==> flow/design.v <==
module alu(
	output reg[16 - 1:0] 		data_out,
	output reg 						  		valid_out,
	output reg							  		cmd_out,
	input [16 - 1:0] 			data_in,
	input 							  			valid_in,
	input 							  			cmd_in,
	output reg 									 	amm_read,
	output reg[8 - 1:0] 		amm_address,
	input [8 - 1:0] 			amm_readdata,
	input 									 			amm_waitrequest,
	input[1:0] 							 			amm_response,
	input clk,
	input rst_n
	);
	localparam ST_READ_HEAD = 3'h0, ST_READ_PAYLOAD = 3'h1, ST_DECODE = 3'h2, ST_OP_CODE = 3'h3,
	           ST_ERROR = 3'h4, ST_SEND = 3'h5, ST_SEND2 = 3'h6;
	reg[7:0] date[63:0];
	reg      is_addr[63:0];
	reg[5:0] numar_val;
	reg[5:0] i;
	reg[3:0] operatie;
	reg[2:0] state;
	reg[11:0] rez;
	reg       err;
	wire[5:0] last = numar_val - 6'd1;
	wire[7:0] cur  = date[i];
	reg[11:0] rez_next;
	reg       op_err;
	always @(*) begin
		rez_next = rez;
		op_err   = 1'b0;
		case(operatie)
			4'd0: rez_next = rez + {4'h0, cur};
			4'd1: rez_next = (i == 6'd0) ? {4'h0, cur} : (rez & {4'h0, cur});
			4'd2: rez_next = rez | {4'h0, cur};
			4'd3: rez_next = rez ^ {4'h0, cur};
			4'd4: if(numar_val == 6'd1) rez_next = {4'h0, ~cur}; else op_err = 1'b1;
			4'd5: if(numar_val == 6'd1) rez_next = {4'h0, cur} + 12'd1; else op_err = 1'b1;
			4'd6: if(numar_val == 6'd1) rez_next = {4'h0, cur} - 12'd1; else op_err = 1'b1;
			4'd7: if(numar_val == 6'd1) rez_next = {4'h0, 8'd0 - cur}; else op_err = 1'b1;
			4'd8: if(numar_val == 6'd2) rez_next = {4'h0, date[0] >> date[1]}; else op_err = 1'b1;
			4'd9: if(numar_val == 6'd2) rez_next = {4'h0, date[0] << date[1]}; else op_err = 1'b1;
			default: op_err = 1'b1;
		endcase
	end
	always @(posedge clk) begin
		if(!rst_n) begin
			state     <= ST_READ_HEAD;
			valid_out <= 1'b0;
			cmd_out   <= 1'b0;
			data_out  <= 0;
			amm_read  <= 1'b0;
			amm_address <= 0;
			i         <= 0;
			numar_val <= 0;
			operatie  <= 0;
			rez       <= 0;
			err       <= 1'b0;
		end
		else begin
			case(state)
				ST_READ_HEAD: begin
					valid_out <= 1'b0;
					cmd_out   <= 1'b0;
					i         <= 0;
					err       <= 1'b0;
					if(valid_in && cmd_in) begin
						numar_val <= data_in[5:0];
						operatie  <= data_in[11:8];
						if(data_in[5:0] == 6'd0)
							state <= ST_ERROR;
						else
							state <= ST_READ_PAYLOAD;
					end
				end
				ST_READ_PAYLOAD: begin
					if(valid_in) begin
						date[i]    <= data_in[7:0];
						is_addr[i] <= data_in[8];
						i <= i + 6'd1;
						if(i == last) begin
							i     <= 0;
							state <= ST_DECODE;
						end
					end
				end
				ST_DECODE: begin  
					if(is_addr[i]) begin
						if(!amm_read) begin
							amm_read    <= 1'b1;
							amm_address <= cur;
						end
						else if(!amm_waitrequest) begin
							amm_read <= 1'b0;
							if(amm_response != 2'b00)
								state <= ST_ERROR;
							else begin
								date[i]    <= amm_readdata;
								is_addr[i] <= 1'b0;
								i <= i + 6'd1;
								if(i == last) begin
									i     <= 0;
									rez   <= 0;
									state <= ST_OP_CODE;
								end
							end
						end
					end
					else begin
						i <= i + 6'd1;
						if(i == last) begin
							i     <= 0;
							rez   <= 0;
							state <= ST_OP_CODE;
						end
					end
				end
				ST_OP_CODE: begin  
					rez <= rez_next;
					i   <= i + 6'd1;
					if(op_err)
						state <= ST_ERROR;
					else if(i == last)
						state <= ST_SEND;
				end
				ST_ERROR: begin
					rez   <= 12'hbad;
					err   <= 1'b1;
					state <= ST_SEND;
				end
				ST_SEND: begin
					data_out  <= {11'h0, err, operatie};
					valid_out <= 1'b1;
					cmd_out   <= 1'b1;
					state     <= ST_SEND2;
				end
				ST_SEND2: begin
					data_out <= {4'h0, rez};
					cmd_out  <= 1'b0;
					state    <= ST_READ_HEAD;
				end
				default: state <= ST_READ_HEAD;
			endcase
		end
	end
endmodule
# Step by step through the tools: alu
# Module alu before and after one edit of its RTL, step after step.
# Lines under "orig" count in the file above, lines under "edited" in the edited file.
# "diff": "edited" minus "orig" as printed here. "rel_change_pct": 100 x difference / "orig".
# Operators carry their Yosys type and port widths (W data, S select, Z words).
# The mark n/a stands for no value.
dict set report setup {
  design {alu}
  clk_port {clk}
  cell_library {sky130hd}
  corner {tt_025C_1v80}
}

# Diff
# Unified diff, file above to edited file.
# This change comes from a script, not from a designer. The edited design behaves differently; no optimisation was intended.
# begin of diff
@@ -34,5 +34,5 @@
 			4'd0: rez_next = rez + {4'h0, cur};
 			4'd1: rez_next = (i == 6'd0) ? {4'h0, cur} : (rez & {4'h0, cur});
-			4'd2: rez_next = rez | {4'h0, cur};
+			4'd2: rez_next = rez + {4'h0, cur};
 			4'd3: rez_next = rez ^ {4'h0, cur};
 			4'd4: if(numar_val == 6'd1) rez_next = {4'h0, ~cur}; else op_err = 1'b1;
# end of diff

# After elaboration
# Yosys after proc, flatten, opt, wreduce and memory -nomap, before mapping. Print and check cells are not counted.
# Memory sizes are those after Yosys's memory passes, which may raise the word count (mostly to a power of two), join words into wider ones and drop unused or constant bits.
# element orig edited diff rel_change_pct
set classes {}
lappend classes {add_sub_neg 6 6 0 0.00}
lappend classes {equal 32 32 0 0.00}
lappend classes {n_shift 2 2 0 0.00}
lappend classes {n_mux 69 69 0 0.00}
lappend classes {n_logic 7 6 -1 -14.29}
lappend classes {reduce_and_logical 22 23 1 4.55}
# cell orig edited diff rel_change_pct
set ops {}
lappend ops {{$reduce_or A2 Y1} 2 3 1 50.00}
lappend ops {{$ne A11 B1 Y1 const B} 1 0 -1 -100.00}
lappend ops {{$or A12 B8 Y12} 1 0 -1 -100.00}
lappend ops {{$pmux W12 S10} 1 0 -1 -100.00}
lappend ops {{$ne A10 B2 Y1 const B} 0 1 1 n/a}
lappend ops {{$pmux W12 S9} 0 1 1 n/a}
lappend ops {{$mux W1} 17 17 0 0.00}
lappend ops {{$mux W12} 12 12 0 0.00}
lappend ops {{$mux W3} 11 11 0 0.00}
lappend ops {{$mux W6} 10 10 0 0.00}
lappend ops {{$mux W8} 10 10 0 0.00}
lappend ops {{$ne A3 B3 Y1 const B} 9 9 0 0.00}
lappend ops {{$reduce_bool A2 Y1} 5 5 0 0.00}
lappend ops {{$eq A4 B3 Y1 const B} 4 4 0 0.00}
lappend ops {{$eq A3 B3 Y1 const B} 3 3 0 0.00}
lappend ops {{$ne A2 B2 Y1 const B} 3 3 0 0.00}
lappend ops {{$pmux W1 S2} 3 3 0 0.00}
lappend ops {{$eq A3 B2 Y1 const B} 2 2 0 0.00}
lappend ops {{$eq A4 B2 Y1 const B} 2 2 0 0.00}
lappend ops {{$eq A4 B4 Y1 const B} 2 2 0 0.00}
lappend ops {{$logic_not A6 Y1} 2 2 0 0.00}
lappend ops {{$or A1 B1 Y1} 2 2 0 0.00}
lappend ops {{$reduce_and A2 Y1} 2 2 0 0.00}
lappend ops {{$reduce_or A4 Y1} 2 2 0 0.00}
lappend ops {{$add A12 B8 Y12} 1 1 0 0.00}
lappend ops {{$add A6 B1 Y6 const B} 1 1 0 0.00}
lappend ops {{$add A8 B1 Y9 const B} 1 1 0 0.00}
lappend ops {{$and A12 B8 Y12} 1 1 0 0.00}
# Not every row of either side is listed.
# element orig edited diff rel_change_pct
set word_totals {}
lappend word_totals {regBits 59 59 0 0.00}
lappend word_totals {mem_bits_rw 576 576 0 0.00}
lappend word_totals {memories 2 2 0 0.00}
lappend word_totals {input_bits 31 31 0 0.00}
lappend word_totals {elab_cells 151 151 0 0.00}

# Depth
# Depth = most cells in a row (Yosys ltp): at word level without a register or memory, in the mapped netlist without a sequential cell, where the memories' decode and read muxes count.
# element orig edited diff rel_change_pct
set logic_depth {}
lappend logic_depth {depth_word 10 10 0 0.00}
lappend logic_depth {abc_area 0 0 n/a n/a}
lappend logic_depth {mapped_depth 23 20 -3 -13.04}
lappend logic_depth {depth_no_buf 16 16 0 0.00}

# Mapped cells and area
# Source: synth_stat.txt of the flow (Yosys; design flattened, memories mapped). It holds for the ABC_AREA given above (unset counts as 0); a run with the other value may have another netlist.
# element orig edited diff rel_change_pct
set synth_totals {}
lappend synth_totals {mapped_cells 1709 1629 -80 -4.68}
lappend synth_totals {mapped_area_um2 27702.8 27073.5 -629.3 -2.27}
lappend synth_totals {seq_area_um2 18597.8 18597.8 0.0 0.00}
lappend synth_totals {ffs 641 641 0 0.00}
lappend synth_totals {buffers 108 95 -13 -12.04}
# cell_type orig edited diff rel_change_pct
set by_type {}
lappend by_type {sky130_fd_sc_hd__mux4_2 112 144 32 28.57}
lappend by_type {sky130_fd_sc_hd__a22oi_1 5 32 27 540.00}
lappend by_type {sky130_fd_sc_hd__mux2i_1 61 38 -23 -37.70}
lappend by_type {sky130_fd_sc_hd__mux4_1 28 5 -23 -82.14}
lappend by_type {sky130_fd_sc_hd__inv_1 35 13 -22 -62.86}
lappend by_type {sky130_fd_sc_hd__a211oi_1 33 17 -16 -48.48}
lappend by_type {sky130_fd_sc_hd__nor2_1 137 152 15 10.95}
lappend by_type {sky130_fd_sc_hd__o22ai_1 22 9 -13 -59.09}
lappend by_type {sky130_fd_sc_hd__a21oi_1 80 69 -11 -13.75}
lappend by_type {sky130_fd_sc_hd__clkbuf_1 54 45 -9 -16.67}
lappend by_type {sky130_fd_sc_hd__xnor2_1 20 11 -9 -45.00}
lappend by_type {sky130_fd_sc_hd__mux2_2 24 16 -8 -33.33}
lappend by_type {sky130_fd_sc_hd__ha_1 23 15 -8 -34.78}
lappend by_type {sky130_fd_sc_hd__buf_4 22 15 -7 -31.82}
lappend by_type {sky130_fd_sc_hd__nand2_1 78 84 6 7.69}
lappend by_type {sky130_fd_sc_hd__o21ai_0 43 37 -6 -13.95}
lappend by_type {sky130_fd_sc_hd__nor4_1 10 4 -6 -60.00}
lappend by_type {sky130_fd_sc_hd__nand3_1 23 28 5 21.74}
# Not every row of either side is listed.

# Worst setup path after synthesis
# Source: OpenSTA report_checks on the synthesized netlist (no wires, ideal clock, input and output delay 20% of the period each), path of least setup slack; recovery checks are left aside. Register names are those of the netlist, which keeps one name where synthesis merged equal registers.
# element orig edited diff rel_change_pct
set synth_path {}
lappend synth_path {path_kind reg2reg reg2reg n/a n/a}
lappend synth_path {start {reg (name not given)} {reg (name not given)} n/a n/a}
lappend synth_path {end {reg rez[8]} {reg rez[10]} n/a n/a}
lappend synth_path {period_ns 5.0 5.0 0.0 0.00}
lappend synth_path {setup_time_ns 0.116 0.106 -0.010 n/a}
lappend synth_path {launch_ns 0.000 0.000 0.000 n/a}
lappend synth_path {arrival_ns 4.422 4.275 -0.147 -3.32}
lappend synth_path {required_ns 4.884 4.894 0.010 0.20}
lappend synth_path {path_slack_ns 0.462 0.619 0.157 n/a}
lappend synth_path {delay_ns 4.538 4.381 -0.157 -3.46}
lappend synth_path {driving_pins 23 21 -2 -8.70}
lappend synth_path {period_less_setup_slack_ns 4.538 4.381 -0.157 -3.46}
# "delay_ns" is the arrival time less input delay plus setup time.
# "driving_pins": output pins that drive a net of the path, with the launching flip-flop's if there is one; two outputs of one cell count as two.
# "period_less_setup_slack_ns" is the clock period less the worst setup slack; recovery checks do not enter. This is arithmetic on one report: input and output delays are still those of the set period (20% each).
# At most two assigning lines are given for a register; there are more.
dict set report synth_between_orig {
  path_cell_list {sky130_fd_sc_hd__dfxtp_1 -> sky130_fd_sc_hd__buf_6 -> sky130_fd_sc_hd__buf_12 -> sky130_fd_sc_hd__buf_12 -> sky130_fd_sc_hd__buf_12 -> sky130_fd_sc_hd__buf_6 -> sky130_fd_sc_hd__buf_4 -> sky130_fd_sc_hd__mux4_2 -> sky130_fd_sc_hd__a22oi_1 -> sky130_fd_sc_hd__nand4_1 -> sky130_fd_sc_hd__a211oi_4 -> sky130_fd_sc_hd__inv_1 -> sky130_fd_sc_hd__ha_1 -> sky130_fd_sc_hd__fa_1 -> sky130_fd_sc_hd__a21o_1 -> sky130_fd_sc_hd__a21oi_1 -> sky130_fd_sc_hd__o21bai_1 -> sky130_fd_sc_hd__a21oi_1 -> sky130_fd_sc_hd__o21ai_0 -> sky130_fd_sc_hd__xnor2_1 -> sky130_fd_sc_hd__nor3_1 -> sky130_fd_sc_hd__o21ai_0 -> sky130_fd_sc_hd__and3_1}
}
# element line_no
set synth_lines_orig {}
lappend synth_lines_orig {{to (assign)} 58} ;# rez <= 0;
lappend synth_lines_orig {{to (assign)} 120} ;# rez <= rez_next;
lappend synth_lines_orig {{to (decl)} 24} ;# reg[11:0] rez;
# orig: No chain of elaborated cells between the ends is given.
# Some nets on the timed path still bear RTL names; the line given drives or declares the net.
# signal line_no
set synth_named_nets_orig {}
lappend synth_named_nets_orig {cur[0] 27} ;# wire[7:0] cur = date[i];
dict set report synth_between_edited {
  path_cell_list {sky130_fd_sc_hd__dfxtp_1 -> sky130_fd_sc_hd__buf_6 -> sky130_fd_sc_hd__buf_6 -> sky130_fd_sc_hd__buf_6 -> sky130_fd_sc_hd__buf_4 -> sky130_fd_sc_hd__mux4_2 -> sky130_fd_sc_hd__nand2_1 -> sky130_fd_sc_hd__nand3_1 -> sky130_fd_sc_hd__a221o_1 -> sky130_fd_sc_hd__buf_6 -> sky130_fd_sc_hd__ha_1 -> sky130_fd_sc_hd__fa_1 -> sky130_fd_sc_hd__a21o_1 -> sky130_fd_sc_hd__a21o_1 -> sky130_fd_sc_hd__a21o_1 -> sky130_fd_sc_hd__a21o_1 -> sky130_fd_sc_hd__a21o_1 -> sky130_fd_sc_hd__a21oi_1 -> sky130_fd_sc_hd__nor2_1 -> sky130_fd_sc_hd__xnor2_1 -> sky130_fd_sc_hd__o311ai_0}
}
# element line_no
set synth_lines_edited {}
lappend synth_lines_edited {{to (assign)} 58} ;# rez <= 0;
lappend synth_lines_edited {{to (assign)} 120} ;# rez <= rez_next;
lappend synth_lines_edited {{to (decl)} 24} ;# reg[11:0] rez;
# edited: No chain of elaborated cells between the ends is given.
# signal line_no
set synth_named_nets_edited {}
lappend synth_named_nets_edited {cur[0] 27} ;# wire[7:0] cur = date[i];

# Timing after layout
# From the final timing report of the runs of pair 1: the path of least setup slack in the routed layout; clock arrival at registers is part of the times.
# element orig edited diff rel_change_pct
set layout_path {}
lappend layout_path {path_kind reg2reg reg2reg n/a n/a}
lappend layout_path {start {reg (name not given)} {reg (name not given)} n/a n/a}
lappend layout_path {end {reg rez[9]} {mem date[62][6]} n/a n/a}
lappend layout_path {period_ns 4.78 4.78 0.00 0.00}
lappend layout_path {setup_time_ns 0.08 0.38 0.30 n/a}
lappend layout_path {launch_ns 0.60 0.61 0.01 1.67}
lappend layout_path {arrival_ns 5.09 4.99 -0.10 -1.96}
lappend layout_path {required_ns 5.30 5.01 -0.29 -5.47}
lappend layout_path {path_slack_ns 0.21 0.02 -0.19 n/a}
lappend layout_path {driving_pins 19 13 -6 -31.58}
# At most two assigning lines are given for a register; there are more.
dict set report layout_between_orig {
  path_cell_list {sky130_fd_sc_hd__dfxtp_4 -> sky130_fd_sc_hd__buf_12 -> sky130_fd_sc_hd__buf_12 -> sky130_fd_sc_hd__mux4_1 -> sky130_fd_sc_hd__o22ai_1 -> sky130_fd_sc_hd__a2111oi_0 -> sky130_fd_sc_hd__a41oi_1 -> sky130_fd_sc_hd__and3_1 -> sky130_fd_sc_hd__buf_4 -> sky130_fd_sc_hd__ha_1 -> sky130_fd_sc_hd__a21o_1 -> sky130_fd_sc_hd__a21oi_1 -> sky130_fd_sc_hd__o21bai_1 -> sky130_fd_sc_hd__a21oi_1 -> sky130_fd_sc_hd__o21ai_0 -> sky130_fd_sc_hd__a21oi_1 -> sky130_fd_sc_hd__buf_4 -> sky130_fd_sc_hd__nor3_1 -> sky130_fd_sc_hd__nor3b_1}
}
# element line_no
set layout_lines_orig {}
lappend layout_lines_orig {{to (assign)} 58} ;# rez <= 0;
lappend layout_lines_orig {{to (assign)} 120} ;# rez <= rez_next;
lappend layout_lines_orig {{to (decl)} 24} ;# reg[11:0] rez;
# orig: No chain of elaborated cells between the ends is given.
dict set report layout_between_edited {
  path_cell_list {sky130_fd_sc_hd__dfxtp_4 -> sky130_fd_sc_hd__buf_12 -> sky130_fd_sc_hd__buf_4 -> sky130_fd_sc_hd__mux4_2 -> sky130_fd_sc_hd__mux4_2 -> sky130_fd_sc_hd__nor2_1 -> sky130_fd_sc_hd__nor3_1 -> sky130_fd_sc_hd__a31oi_4 -> sky130_fd_sc_hd__nand4b_1 -> sky130_fd_sc_hd__a21boi_0 -> sky130_fd_sc_hd__buf_4 -> sky130_fd_sc_hd__nand3_1 -> sky130_fd_sc_hd__nor2_1}
}
# element line_no
set layout_lines_edited {}
lappend layout_lines_edited {{to (decl)} 18} ;# reg[7:0] date[63:0];
# edited: No chain of elaborated cells between the ends is given.

# Layout results
# Both versions went through the flow (Yosys, OpenROAD) with the same settings in each pair. Constraints: input delay and output delay 20% of the set period each, output load 0.01 pF.
dict set report flow_settings_pair_1 {
  CORE_UTILIZATION 40
  period_ns 4.78
  CAP_MARGIN 20
  CORE_MARGIN 2
  SLEW_MARGIN 20
}
# element orig edited diff rel_change_pct
set measured_pair_1 {}
lappend measured_pair_1 {synthesis_area_um2 27702.8 27073.5 -629.3 -2.27}
lappend measured_pair_1 {final_die_area_um2 71377.1 69780.5 -1596.6 -2.24}
lappend measured_pair_1 {final_stdcell_area_um2 32451.1 31496.5 -954.6 -2.94}
lappend measured_pair_1 {finalUtil_pct 47.3 47.0 -0.3 n/a}
lappend measured_pair_1 {setup_ws_ns 0.209 0.016 -0.193 n/a}
lappend measured_pair_1 {final_setup_tns_ns 0.000 0.000 0.000 n/a}
lappend measured_pair_1 {period_reached_ns 4.571 4.764 0.193 4.22}
dict set report flow_settings_pair_2 {
  CORE_MARGIN 5
  CORE_UTILIZATION 37
  CTS_CLUSTER_SIZE 74
  GPL_ROUTABILITY_DRIVEN 0
  GPL_TIMING_DRIVEN 1
  PLACE_DENSITY_LB_ADDON 0.27
  SETUP_SLACK_MARGIN 0.77
  TNS_END_PERCENT 80
  period_ns 3.17
  CAP_MARGIN 20
  SLEW_MARGIN 20
}
# element orig edited diff rel_change_pct
set measured_pair_2 {}
lappend measured_pair_2 {synthesis_area_um2 27702.8 27073.5 -629.3 -2.27}
lappend measured_pair_2 {final_die_area_um2 80446.0 78680.2 -1765.8 -2.20}
lappend measured_pair_2 {final_stdcell_area_um2 35407.7 35292.6 -115.1 -0.33}
lappend measured_pair_2 {finalUtil_pct 47.6 48.5 0.9 n/a}
lappend measured_pair_2 {setup_ws_ns -0.736 -0.965 -0.229 n/a}
lappend measured_pair_2 {final_setup_tns_ns -478.382 -807.366 -328.984 n/a}
lappend measured_pair_2 {period_reached_ns 3.906 4.135 0.229 5.86}
# "period_reached_ns": clock period set for the run, less the worst setup slack. It is reckoned from that one timing run; input and output delays stay at 20% of the period that was set.
